==> flow/design.v <==
module tpumac
 #(parameter BITS_AB=8,
   parameter BITS_C=16)
  (
   input clk, rst_n, WrEn, en,
   input signed [BITS_AB-1:0] Ain,
   input signed [BITS_AB-1:0] Bin,
   input signed [BITS_C-1:0] Cin,
   output reg signed [BITS_AB-1:0] Aout,
   output reg signed [BITS_AB-1:0] Bout,
   output reg signed [BITS_C-1:0] Cout
  );
  reg signed [BITS_C-1:0] Mult;
  reg [BITS_C-1:0] Adder, CMux;
  assign Mult = Ain * Bin;
  assign Adder = Mult + Cout;
  assign CMux = WrEn ? Cin : Adder;
  always@(posedge clk, negedge rst_n) begin
	if (!rst_n) begin
		Aout <= '0;
		Bout <= '0;
		Cout <= '0;
	end
	else if (en) begin
		Aout <= Ain;
		Bout <= Bin;
		Cout <= CMux;
	end
  end
endmodule
# --- Reports on tpumac ---
# Each step is given for the RTL above and for the edited RTL.
# "before" refers to lines of the RTL above, "after" to lines of the edited file.
# "diff" is "after" less "before", of the values as shown; "change_rel_pct" is that difference over "before", in percent.
# Cell names lack the library's common part.
setup:
  design: "tpumac"
  clock: "clk"
  lib: "sky130hd"
  lib_corner: "tt_025C_1v80"

# --- The edit ---
# The edit as a unified diff against the file above.
# The edit is scripted: it alters the design's behaviour and was not made to optimise anything.
# begin of diff
@@ -6,9 +6,11 @@
    input signed [BITS_AB-1:0] Ain,
    input signed [BITS_AB-1:0] Bin,
-   input signed [BITS_C-1:0] Cin,
+   input signed [BITS_C-1:0] Cin_i,
    output reg signed [BITS_AB-1:0] Aout,
    output reg signed [BITS_AB-1:0] Bout,
    output reg signed [BITS_C-1:0] Cout
   );
+  reg signed [BITS_C-1:0] Cin;
+  always @(posedge clk) Cin <= Cin_i;
   reg signed [BITS_C-1:0] Mult;
   reg [BITS_C-1:0] Adder, CMux;
# end of diff

# --- Word level ---
# Yosys after proc, flatten, opt, wreduce and memory -nomap, before mapping. Enables and synchronous resets that opt folds into registers are not counted as muxes. Memory bits, and registers merged into a memory's read port (data or address), are not among the register bits. Print and check cells are not counted. Equal cells are merged and count once.
op_classes:
  columns: ["element", "before", "after", "diff", "change_rel_pct"]
  rows:
  - ["add_sub_neg", 1, 1, 0, 0.00]
  - ["muxes", 1, 1, 0, 0.00]
  - ["multipliers", 1, 1, 0, 0.00]
ops:
  columns: ["op", "before", "after", "diff", "change_rel_pct"]
  rows:
  - ["adder 16 bit", 1, 1, 0, 0.00]
  - ["multiplier 8 x 8 -> 16 bit", 1, 1, 0, 0.00]
  - ["two-way mux 16 bit", 1, 1, 0, 0.00]
word_totals:
  columns: ["element", "before", "after", "diff", "change_rel_pct"]
  rows:
  - ["output_inout_bits", 32, 32, 0, 0.00]
  - ["elab_cells", 6, 7, 1, 16.67]
  - ["reg_bits", 32, 48, 16, 50.00]

# --- Longest topological paths ---
# Yosys ltp: most cells in a row. Word level: on the elaborated netlist, between registers, memories and ports. Mapped: between sequential cells and ports; inverters and the memories' decode and read muxes count.
depth:
  columns: ["element", "before", "after", "diff", "change_rel_pct"]
  rows:
  - ["depth_word", 3, 3, 0, 0.00]
  - ["abc_area", "0", "0", null, null]
  - ["depth_mapped", 18, 18, 0, 0.00]

# --- Mapped cells and area ---
# The flow's flattened synthesis, as Yosys stat reports it; memories are mapped. The netlist is that of the ABC_AREA named above (0 if unset); the other value can give another one.
mapped:
  columns: ["element", "before", "after", "diff", "change_rel_pct"]
  rows:
  - ["mapped_area_um2", 4182.8, 4503.1, 320.3, 7.66]
  - ["stdcells", 406, 422, 16, 3.94]
  - ["flip_flops", 32, 48, 16, 50.00]
by_type:
  columns: ["cell", "before", "after", "diff", "change_rel_pct"]
  rows:
  - ["dfxtp_1", 0, 16, 16, null]
  - ["inv_1", 74, 74, 0, 0.00]
  - ["fa_1", 71, 71, 0, 0.00]
  - ["ha_1", 37, 37, 0, 0.00]
  - ["and2_1", 32, 32, 0, 0.00]
  - ["dfrtp_1", 32, 32, 0, 0.00]
  - ["nand2_1", 26, 26, 0, 0.00]
  - ["nor2_1", 21, 21, 0, 0.00]
  - ["xnor2_1", 18, 18, 0, 0.00]
  - ["a21oi_1", 17, 17, 0, 0.00]
  - ["mux2_2", 16, 16, 0, 0.00]
  - ["mux2i_1", 8, 8, 0, 0.00]
  - ["clkbuf_1", 7, 7, 0, 0.00]
  - ["o21ai_0", 6, 6, 0, 0.00]
  - ["a21o_1", 5, 5, 0, 0.00]
  - ["buf_1", 4, 4, 0, 0.00]
  - ["nand2b_1", 4, 4, 0, 0.00]
  - ["nand3_1", 3, 3, 0, 0.00]
# The list need not be complete.

# --- Worst setup path after synthesis ---
# Path of least setup slack by OpenSTA after synthesis, without wires, with an ideal clock, recovery checks aside; 20% of the period is set as input and as output delay. Where synthesis merged equal registers, the netlist keeps one of their names.
synth_timing:
  columns: ["element", "before", "after", "diff", "change_rel_pct"]
  rows:
  - ["kind", "input to register", "input to register", null, null]
  - ["start", "in Bin[0]", "in Bin[0]", null, null]
  - ["end", "reg Cout[10]", "reg Cout[10]", null, null]
  - ["clock_period_ns", 5.2, 5.2, 0.0, 0.00]
  - ["setup_slack_ns", -0.357, -0.357, 0.000, null]
  - ["t_first_pin_ns", 1.040, 1.040, 0.000, 0.00]
  - ["t_arrival_ns", 5.426, 5.426, 0.000, 0.00]
  - ["n_path_buf", 1, 1, 0, 0.00]
  - ["path_delay_ns", 4.517, 4.517, 0.000, 0.00]
  - ["path_stages", 15, 15, 0, 0.00]
  - ["t_required_ns", 5.069, 5.069, 0.000, 0.00]
  - ["period_less_setup_slack_ns", 5.557, 5.557, 0.000, 0.00]
# "path_delay_ns" is the arrival time less input delay plus setup time.
# "path_stages" counts driving pins, that of a launching flip-flop among them; a cell with two outputs on the path counts twice.
# "period_less_setup_slack_ns" is the clock period less the worst setup slack; recovery checks do not enter. This is arithmetic on one report: input and output delays are still those of the set period (20% each).
# The rows between start and end are the longest chain of elaborated cells between them; the timing report does not say that the signal goes this way. Where chains are equally long, one stands for them.
# A line is the first line of the expression or statement that the cell stems from. Yosys adds cells for indexed reads and writes and turns some case tables into memories.
synth_via_before:
  cell_sequence: "clkbuf_1 > and2_1 > inv_1 > fa_1 > inv_1 > fa_1 > fa_1 > fa_1 > fa_1 > ha_1 > a21oi_2 > o21bai_1 > a21oi_1 > nor4b_1 > or3_1"
  elab_chain_cells: 3
  cone_cells: 3
  cone_lines: 3
  cone_classes: "add/sub: 1; mul: 1; mux: 1"
synth_lines_before:
  columns: ["element", "line_no", "text"]
  rows:
  - ["start, declared", 7, "input signed [BITS_AB-1:0] Bin,"]
  - ["multiplier 8 x 8 -> 16 bit", 15, "assign Mult = Ain * Bin;"]
  - ["adder 16 bit", 16, "assign Adder = Mult + Cout;"]
  - ["two-way mux 16 bit", 17, "assign CMux = WrEn ? Cin : Adder;"]
  - ["end, assigned", 22, "Cout <= '0;"]
  - ["end, assigned", 27, "Cout <= CMux;"]
  - ["end, declared", 11, "output reg signed [BITS_C-1:0] Cout"]
synth_via_after:
  cell_sequence: "clkbuf_1 > and2_1 > inv_1 > fa_1 > inv_1 > fa_1 > fa_1 > fa_1 > fa_1 > ha_1 > a21oi_2 > o21bai_1 > a21oi_1 > nor4b_1 > or3_1"
  elab_chain_cells: 3
  cone_cells: 3
  cone_lines: 3
  cone_classes: "add/sub: 1; mul: 1; mux: 1"
synth_lines_after:
  columns: ["element", "line_no", "text"]
  rows:
  - ["start, declared", 7, "input signed [BITS_AB-1:0] Bin,"]
  - ["multiplier 8 x 8 -> 16 bit", 17, "assign Mult = Ain * Bin;"]
  - ["adder 16 bit", 18, "assign Adder = Mult + Cout;"]
  - ["two-way mux 16 bit", 19, "assign CMux = WrEn ? Cin : Adder;"]
  - ["end, assigned", 24, "Cout <= '0;"]
  - ["end, assigned", 29, "Cout <= CMux;"]
  - ["end, declared", 11, "output reg signed [BITS_C-1:0] Cout"]

# --- Path in the finished layout ---
# From the final timing report of the runs of set A: the path of least setup slack in the routed layout; clock arrival at registers is part of the times.
layout_timing:
  columns: ["element", "before", "after", "diff", "change_rel_pct"]
  rows:
  - ["kind", "input to register", "input to register", null, null]
  - ["start", "in Bin[6]", "in Ain[2]", null, null]
  - ["end", "reg Cout[15]", "reg Cout[15]", null, null]
  - ["n_path_buf", 2, 1, -1, -50.00]
  - ["path_stages", 19, 15, -4, -21.05]
  - ["t_arrival_ns", 5.18, 5.18, 0.00, 0.00]
  - ["t_first_pin_ns", 1.04, 1.04, 0.00, 0.00]
  - ["setup_slack_ns", 0.16, 0.15, -0.01, null]
  - ["clock_period_ns", 5.2, 5.2, 0.0, 0.00]
  - ["t_required_ns", 5.35, 5.33, -0.02, -0.37]
# The rows between start and end are the longest chain of elaborated cells between them; the timing report does not say that the signal goes this way. Where chains are equally long, one stands for them.
layout_via_before:
  cell_sequence: "dlygate4sd2_1 > buf_4 > and2_1 > fa_1 > inv_1 > fa_1 > inv_1 > fa_1 > inv_1 > fa_1 > inv_1 > ha_1 > ha_1 > a21o_1 > a21o_1 > a21oi_1 > a31oi_1 > xnor2_1 > o221ai_1"
  elab_chain_cells: 3
  cone_cells: 3
  cone_lines: 3
  cone_classes: "add/sub: 1; mul: 1; mux: 1"
layout_lines_before:
  columns: ["element", "line_no", "text"]
  rows:
  - ["start, declared", 7, "input signed [BITS_AB-1:0] Bin,"]
  - ["multiplier 8 x 8 -> 16 bit", 15, "assign Mult = Ain * Bin;"]
  - ["adder 16 bit", 16, "assign Adder = Mult + Cout;"]
  - ["two-way mux 16 bit", 17, "assign CMux = WrEn ? Cin : Adder;"]
  - ["end, assigned", 22, "Cout <= '0;"]
  - ["end, assigned", 27, "Cout <= CMux;"]
  - ["end, declared", 11, "output reg signed [BITS_C-1:0] Cout"]
layout_via_after:
  cell_sequence: "clkdlybuf4s15_2 > nand2_1 > fa_1 > fa_1 > inv_2 > fa_1 > fa_1 > fa_1 > ha_4 > o21ai_2 > o21bai_2 > o211ai_1 > a31oi_1 > xnor2_1 > o221ai_1"
  elab_chain_cells: 3
  cone_cells: 3
  cone_lines: 3
  cone_classes: "add/sub: 1; mul: 1; mux: 1"
layout_lines_after:
  columns: ["element", "line_no", "text"]
  rows:
  - ["start, declared", 6, "input signed [BITS_AB-1:0] Ain,"]
  - ["multiplier 8 x 8 -> 16 bit", 17, "assign Mult = Ain * Bin;"]
  - ["adder 16 bit", 18, "assign Adder = Mult + Cout;"]
  - ["two-way mux 16 bit", 19, "assign CMux = WrEn ? Cin : Adder;"]
  - ["end, assigned", 24, "Cout <= '0;"]
  - ["end, assigned", 29, "Cout <= CMux;"]
  - ["end, declared", 11, "output reg signed [BITS_C-1:0] Cout"]

# --- Layout results ---
# Both versions went through the flow (Yosys, OpenROAD) with the same settings in each pair. Constraints: input delay and output delay 20% of the set period each, output load 0.01 pF.
flow_settings_set_A:
  period_ns: 5.2
  CAP_MARGIN: 20
  CORE_MARGIN: 2
  CORE_UTILIZATION: 40
  SLEW_MARGIN: 20
measured_set_A:
  columns: ["element", "before", "after", "diff", "change_rel_pct"]
  rows:
  - ["synthArea_um2", 4182.8, 4503.1, 320.3, 7.66]
  - ["achieved_period_ns", 5.038, 5.048, 0.010, 0.20]
  - ["fin_hold_ws_ns", 0.510, 0.499, -0.011, null]
  - ["total_die_area_um2", 11291.2, 12122.0, 830.8, 7.36]
  - ["utilization_pct", 53.5, 53.8, 0.3, null]
  - ["worstSetupSlack_ns", 0.162, 0.152, -0.010, null]
  - ["total_negative_slack_ns", 0.000, 0.000, 0.000, null]
flow_settings_set_B:
  CORE_UTILIZATION: 30
  CTS_CLUSTER_DIAMETER: 297
  period_ns: 3.67
  CAP_MARGIN: 20
  CORE_MARGIN: 2
  SLEW_MARGIN: 20
measured_set_B:
  columns: ["element", "before", "after", "diff", "change_rel_pct"]
  rows:
  - ["synthArea_um2", 4182.8, 4503.1, 320.3, 7.66]
  - ["achieved_period_ns", 4.624, 4.668, 0.044, 0.95]
  - ["fin_hold_ws_ns", 0.507, 0.496, -0.011, null]
  - ["total_die_area_um2", 14903.5, 16006.0, 1102.5, 7.40]
  - ["utilization_pct", 44.5, 44.8, 0.3, null]
  - ["worstSetupSlack_ns", -0.954, -0.998, -0.044, null]
  - ["total_negative_slack_ns", -7.715, -8.686, -0.971, null]
# "achieved_period_ns": clock period set for the run, less the worst setup slack. It is reckoned from that one timing run; input and output delays stay at 20% of the period that was set.
